==> flow/design.v <==
module top(
  input  logic         clk,
  input  logic         rst_n,
  input  logic [31:0]  a, b, c, d, e,  
  output logic [63:0]  y  
);
logic [63:0] mul1_reg, mul2_reg;    
logic [63:0] mul3_reg;             
logic [63:0] sum1_reg;             
logic [63:0] sum2_reg;             
logic [63:0] final_result_reg;    
always_ff @(posedge clk or negedge rst_n) begin
  if (!rst_n) begin
    mul1_reg <= '0;
    mul2_reg <= '0;
  end else begin
    mul1_reg <= a * b;    
    mul2_reg <= c * d;    
  end
end
always_ff @(posedge clk or negedge rst_n) begin
  if (!rst_n) begin
    mul3_reg <= '0;
  end else begin
    mul3_reg <= mul1_reg[31:0] * e;  
  end
end
always_ff @(posedge clk or negedge rst_n) begin
  if (!rst_n) begin
    sum1_reg <= '0;
  end else begin
    sum1_reg <= mul1_reg + mul2_reg;
  end
end
always_ff @(posedge clk or negedge rst_n) begin
  if (!rst_n) begin
    sum2_reg <= '0;
  end else begin
    sum2_reg <= sum1_reg + mul3_reg;
  end
end
always_ff @(posedge clk or negedge rst_n) begin
  if (!rst_n) begin
    final_result_reg <= '0;
  end else begin
    if (|a)  
      final_result_reg <= sum2_reg + sum1_reg;
    else
      final_result_reg <= sum2_reg - mul2_reg;
  end
end
(* IOB="TRUE" *)
always_ff @(posedge clk or negedge rst_n) begin
  if (!rst_n) begin
    y <= '0;
  end else begin
    y <= final_result_reg;
  end
end
endmodule
Step by step through the tools: top --
What the tools print for top, step after step. Lines are those of the file above, counted from 1. Operators carry their Yosys type and port widths (W data, S select, Z words). A cell with - has no value.
Set-up: top module top, clock input clk, standard-cell library sky130hd, library corner tt_025C_1v80

Elaborated design --
Counts by Yosys on the flattened word-level netlist (proc, flatten, opt, wreduce; memories kept). Register bits leave out memories and registers merged into their read ports (data or address); mux counts leave out enables and synchronous resets folded into registers. Print and check cells are left out. Cells with the same type and inputs are merged into one.
Operators by class: add/sub/neg operators 4, multiply operators 3, multiplexer cells 1, reduce/logical cells 1
Operator list (number):
- $mul A32 B32 Y64 | 3
- $add A64 B64 Y64 | 3
- $sub A64 B64 Y64 | 1
- $mux W64 | 1
- $reduce_or A32 Y1 | 1
Bit counts: register bits 448, input port bits 162, output and inout port bits 64, word-level cells 16

Depth --
Yosys ltp: most cells in a row. Word level: on the elaborated netlist, between registers, memories and ports. Mapped: between sequential cells and ports; inverters and the memories' decode and read muxes count.
Logic depth: depth after elaboration 2, ABC_AREA 1, depth in mapped cells 31, gate-level depth less buffers 29

Netlist --
Yosys stat after the flow's synthesis: flattened, memories mapped to cells. It holds for the ABC_AREA given above (unset counts as 0); a run with the other value may have another netlist.
Cells by type (number):
- sky130_fd_sc_hd__fa_1 | 2691
- sky130_fd_sc_hd__inv_1 | 5426
- sky130_fd_sc_hd__nand2_1 | 5111
- sky130_fd_sc_hd__ha_1 | 979
- sky130_fd_sc_hd__dfrtp_1 | 448
- sky130_fd_sc_hd__nor2_1 | 1063
- sky130_fd_sc_hd__a21oi_1 | 533
- sky130_fd_sc_hd__clkbuf_1 | 609
- sky130_fd_sc_hd__xor2_1 | 260
- sky130_fd_sc_hd__nand3_1 | 336
- sky130_fd_sc_hd__o21ai_0 | 277
- sky130_fd_sc_hd__o21bai_1 | 84
- sky130_fd_sc_hd__nand4_1 | 53
- sky130_fd_sc_hd__nor3_1 | 65
- sky130_fd_sc_hd__xnor2_1 | 30
- sky130_fd_sc_hd__nand3b_1 | 29
- sky130_fd_sc_hd__o21a_1 | 25
- sky130_fd_sc_hd__nor4_1 | 21
Not listed: further types 28, cells in them 105.
Mapped netlist: mapped cells 18145, chip area (Yosys) 134053.6 µm², area of sequential cells 11210.8 µm², flip-flop cells 448, buffers 622

Path before layout --
Path of least setup slack by OpenSTA after synthesis, without wires, with an ideal clock, recovery checks aside; 20% of the period is set as input and as output delay. Where synthesis merged equal registers, the netlist keeps one of their names.
Timing post-synthesis: path kind input to register, start point input a[16], end point register mul1_reg[60], period 11.0 ns, external input delay 2.200 ns, time at the first pin 2.200 ns, arrival time 8.169 ns, data required time 10.883 ns, setup slack 2.715 ns, delay of the path 6.086 ns, stages 26, buffers on the path 2, synthesis period reached 8.285 ns
"delay of the path" is the arrival time less input delay plus setup time. "stages": output pins that drive a net of the path, with the launching flip-flop's if there is one; two outputs of one cell count as two. "synthesis period reached" is the clock period less the worst setup slack; recovery checks do not enter. This is arithmetic on one report: input and output delays are still those of the set period (20% each). Between the ends stands the longest chain of elaborated cells between them, by number of cells; it is not shown to be the way that was timed. Of several equally long chains one is given. Each line given opens the expression or statement behind the cell; cells for indexed reads and writes are added by Yosys, which also makes memories of some case tables.
On the way, post-synthesis: path through sky130_fd_sc_hd__clkbuf_1 sky130_fd_sc_hd__clkbuf_1 sky130_fd_sc_hd__nand2_1 sky130_fd_sc_hd__fa_1 sky130_fd_sc_hd__inv_1 sky130_fd_sc_hd__fa_1 sky130_fd_sc_hd__inv_1 sky130_fd_sc_hd__fa_1 sky130_fd_sc_hd__inv_1 sky130_fd_sc_hd__fa_1 sky130_fd_sc_hd__inv_1 sky130_fd_sc_hd__fa_1 sky130_fd_sc_hd__inv_1 sky130_fd_sc_hd__fa_1 sky130_fd_sc_hd__fa_1 sky130_fd_sc_hd__fa_1 sky130_fd_sc_hd__ha_1 sky130_fd_sc_hd__nand2_1 sky130_fd_sc_hd__nor2_1 sky130_fd_sc_hd__inv_1 sky130_fd_sc_hd__nor3_1 sky130_fd_sc_hd__nand3_1 sky130_fd_sc_hd__nand2_1 sky130_fd_sc_hd__nand2_1 sky130_fd_sc_hd__nand3_1 sky130_fd_sc_hd__nand2_1, cells in the longest elaborated chain 1, elaborated cells between the ends (all ways) 1, RTL lines with such cells 1
Ends and longest elaborated chain, post-synthesis:
- from (decl) | line 4 | input  logic [31:0]  a, b, c, d, e,
- $mul A32 B32 Y64 | line 17 | mul1_reg <= a * b;
- to (assign) | line 14 | mul1_reg <= '0;
- to (assign) | line 17
- to (decl) | line 7 | logic [63:0] mul1_reg, mul2_reg;

Path in the finished layout --
From the final timing report of run 1: the path of least setup slack in the routed layout; clock arrival at registers is part of the times.
Timing after layout: path kind input to register, start point input c[19], end point register mul2_reg[59], period 14.6 ns, external input delay 2.92 ns, time at the first pin 2.92 ns, arrival time 10.91 ns, data required time 15.21 ns, setup slack 4.29 ns, stages 22, buffers on the path 2
Between the ends stands the longest chain of elaborated cells between them, by number of cells; it is not shown to be the way that was timed. Of several equally long chains one is given.
On the way, after layout: path through sky130_fd_sc_hd__clkdlybuf4s50_1 sky130_fd_sc_hd__buf_4 sky130_fd_sc_hd__nand2_1 sky130_fd_sc_hd__fa_1 sky130_fd_sc_hd__inv_1 sky130_fd_sc_hd__fa_1 sky130_fd_sc_hd__inv_1 sky130_fd_sc_hd__fa_1 sky130_fd_sc_hd__fa_1 sky130_fd_sc_hd__fa_1 sky130_fd_sc_hd__fa_1 sky130_fd_sc_hd__inv_1 sky130_fd_sc_hd__fa_1 sky130_fd_sc_hd__ha_1 sky130_fd_sc_hd__ha_1 sky130_fd_sc_hd__nand2_1 sky130_fd_sc_hd__nor2_1 sky130_fd_sc_hd__inv_1 sky130_fd_sc_hd__nor4_1 sky130_fd_sc_hd__nand3_1 sky130_fd_sc_hd__nand4_1 sky130_fd_sc_hd__nand2_1, cells in the longest elaborated chain 1, elaborated cells between the ends (all ways) 1, RTL lines with such cells 1
Ends and longest elaborated chain, after layout:
- from (decl) | line 4 | input  logic [31:0]  a, b, c, d, e,
- $mul A32 B32 Y64 | line 18 | mul2_reg <= c * d;
- to (assign) | line 15 | mul2_reg <= '0;
- to (assign) | line 18
- to (decl) | line 7 | logic [63:0] mul1_reg, mul2_reg;

==> runs of top <==
Stored flow runs of top (7 of them; Yosys, OpenROAD, sky130hd). They differ in their settings and are not a sequence. Constraints: input delay and output delay 20% of the set period each, output load 0.01 pF.
"reached clock period" means the clock period less the worst setup slack. The figure is calculated, with input and output delays left at 20% of the set period.
"critical setup path time" = time allowed to the worst setup path (clock period - input delay - output delay, where it has them) - its slack; a late launch clock adds to it, a late capture clock takes from it.

* Run 1 | settings: ABC_AREA 1; CAP_MARGIN 30; CELL_PAD_IN_SITES_DETAIL_PLACEMENT 0; CORE_MARGIN 4; CORE_UTILIZATION 23; CTS_CLUSTER_DIAMETER 251; CTS_CLUSTER_SIZE 29; GPL_TIMING_DRIVEN 1; HOLD_SLACK_MARGIN -0.02; MAX_ROUTING_LAYER met4; MIN_ROUTING_LAYER met2; PLACE_DENSITY_LB_ADDON 0.19; SETUP_SLACK_MARGIN 1.31; SLEW_MARGIN 15; TNS_END_PERCENT 100; period_ns 14.6 | results: die footprint 595120.0 µm²; summed negative setup slack 0.000 ns; reached clock period 10.307 ns; utilization after layout 25.1 %; Yosys chip area after synthesis 134053.6 µm²; lowest hold slack 0.347 ns; critical setup path time 7.39 ns; critical path kind input to register; worst setup slack after layout 4.293 ns
* Run 2 | settings: CELL_PAD_IN_SITES_DETAIL_PLACEMENT 2; CELL_PAD_IN_SITES_GLOBAL_PLACEMENT 1; CORE_MARGIN 2; CORE_UTILIZATION 47; CTS_CLUSTER_SIZE 23; GPL_ROUTABILITY_DRIVEN 0; MAX_ROUTING_LAYER met4; PLACE_DENSITY_LB_ADDON 0.15; SETUP_SLACK_MARGIN 0.65; SLEW_MARGIN 5; period_ns 6.12; CAP_MARGIN 20 | no final report: placement broke off with DPL-0033
* Run 3 | settings: CORE_UTILIZATION 45; period_ns 10.2; CAP_MARGIN 20; CORE_MARGIN 2; SLEW_MARGIN 20 | results: die footprint 277819.0 µm²; summed negative setup slack 0.000 ns; reached clock period 9.564 ns; utilization after layout 48.8 %; Yosys chip area after synthesis 123128.1 µm²; lowest hold slack 0.329 ns; critical setup path time 7.52 ns; critical path kind input to register; worst setup slack after layout 0.636 ns
* Run 4 | settings: CORE_ASPECT_RATIO 0.86; CORE_UTILIZATION 53; CTS_CLUSTER_SIZE 85; GPL_ROUTABILITY_DRIVEN 1; GPL_TIMING_DRIVEN 1; MIN_ROUTING_LAYER met1; SETUP_SLACK_MARGIN 2.34; SLEW_MARGIN 40; period_ns 17.7; CAP_MARGIN 20; CORE_MARGIN 2 | results: die footprint 236199.0 µm²; summed negative setup slack 0.000 ns; reached clock period 11.806 ns; utilization after layout 56.0 %; Yosys chip area after synthesis 123128.1 µm²; lowest hold slack 0.348 ns; critical setup path time 8.27 ns; critical path kind input to register; worst setup slack after layout 5.894 ns
* Run 5 | settings: CAP_MARGIN 35; CELL_PAD_IN_SITES_DETAIL_PLACEMENT 2; CORE_ASPECT_RATIO 1.58; CORE_UTILIZATION 31; CTS_CLUSTER_SIZE 56; GPL_ROUTABILITY_DRIVEN 1; GPL_TIMING_DRIVEN 0; MAX_ROUTING_LAYER met4; MIN_ROUTING_LAYER met2; PLACE_DENSITY 0.38; SETUP_SLACK_MARGIN -0.63; TNS_END_PERCENT 20; period_ns 7.58; CORE_MARGIN 2; SLEW_MARGIN 20 | results: die footprint 402376.0 µm²; summed negative setup slack -88.456 ns; reached clock period 9.190 ns; utilization after layout 37.1 %; Yosys chip area after synthesis 123128.1 µm²; lowest hold slack 0.320 ns; critical setup path time 7.67 ns; critical path kind input to register; worst setup slack after layout -1.610 ns
* Run 6 | settings: CELL_PAD_IN_SITES_DETAIL_PLACEMENT 1; CORE_ASPECT_RATIO 1.12; CORE_UTILIZATION 45; CTS_CLUSTER_DIAMETER 141; GPL_ROUTABILITY_DRIVEN 0; MIN_ROUTING_LAYER met2; PLACE_DENSITY_LB_ADDON 0.25; period_ns 5.65; CAP_MARGIN 20; CORE_MARGIN 2; SLEW_MARGIN 20 | no final report: routing broke off with GRT-0116
* Run 7 | settings: CAP_MARGIN 30; CELL_PAD_IN_SITES_DETAIL_PLACEMENT 1; CORE_ASPECT_RATIO 1.12; CORE_UTILIZATION 45; CTS_CLUSTER_DIAMETER 141; GPL_ROUTABILITY_DRIVEN 1; MIN_ROUTING_LAYER met2; PLACE_DENSITY_LB_ADDON 0.25; SLEW_MARGIN 15; period_ns 9.93; CORE_MARGIN 2 | results: die footprint 277825.0 µm²; summed negative setup slack 0.000 ns; reached clock period 9.727 ns; utilization after layout 49.7 %; Yosys chip area after synthesis 123128.1 µm²; lowest hold slack 0.316 ns; critical setup path time 7.74 ns; critical path kind input to register; worst setup slack after layout 0.203 ns
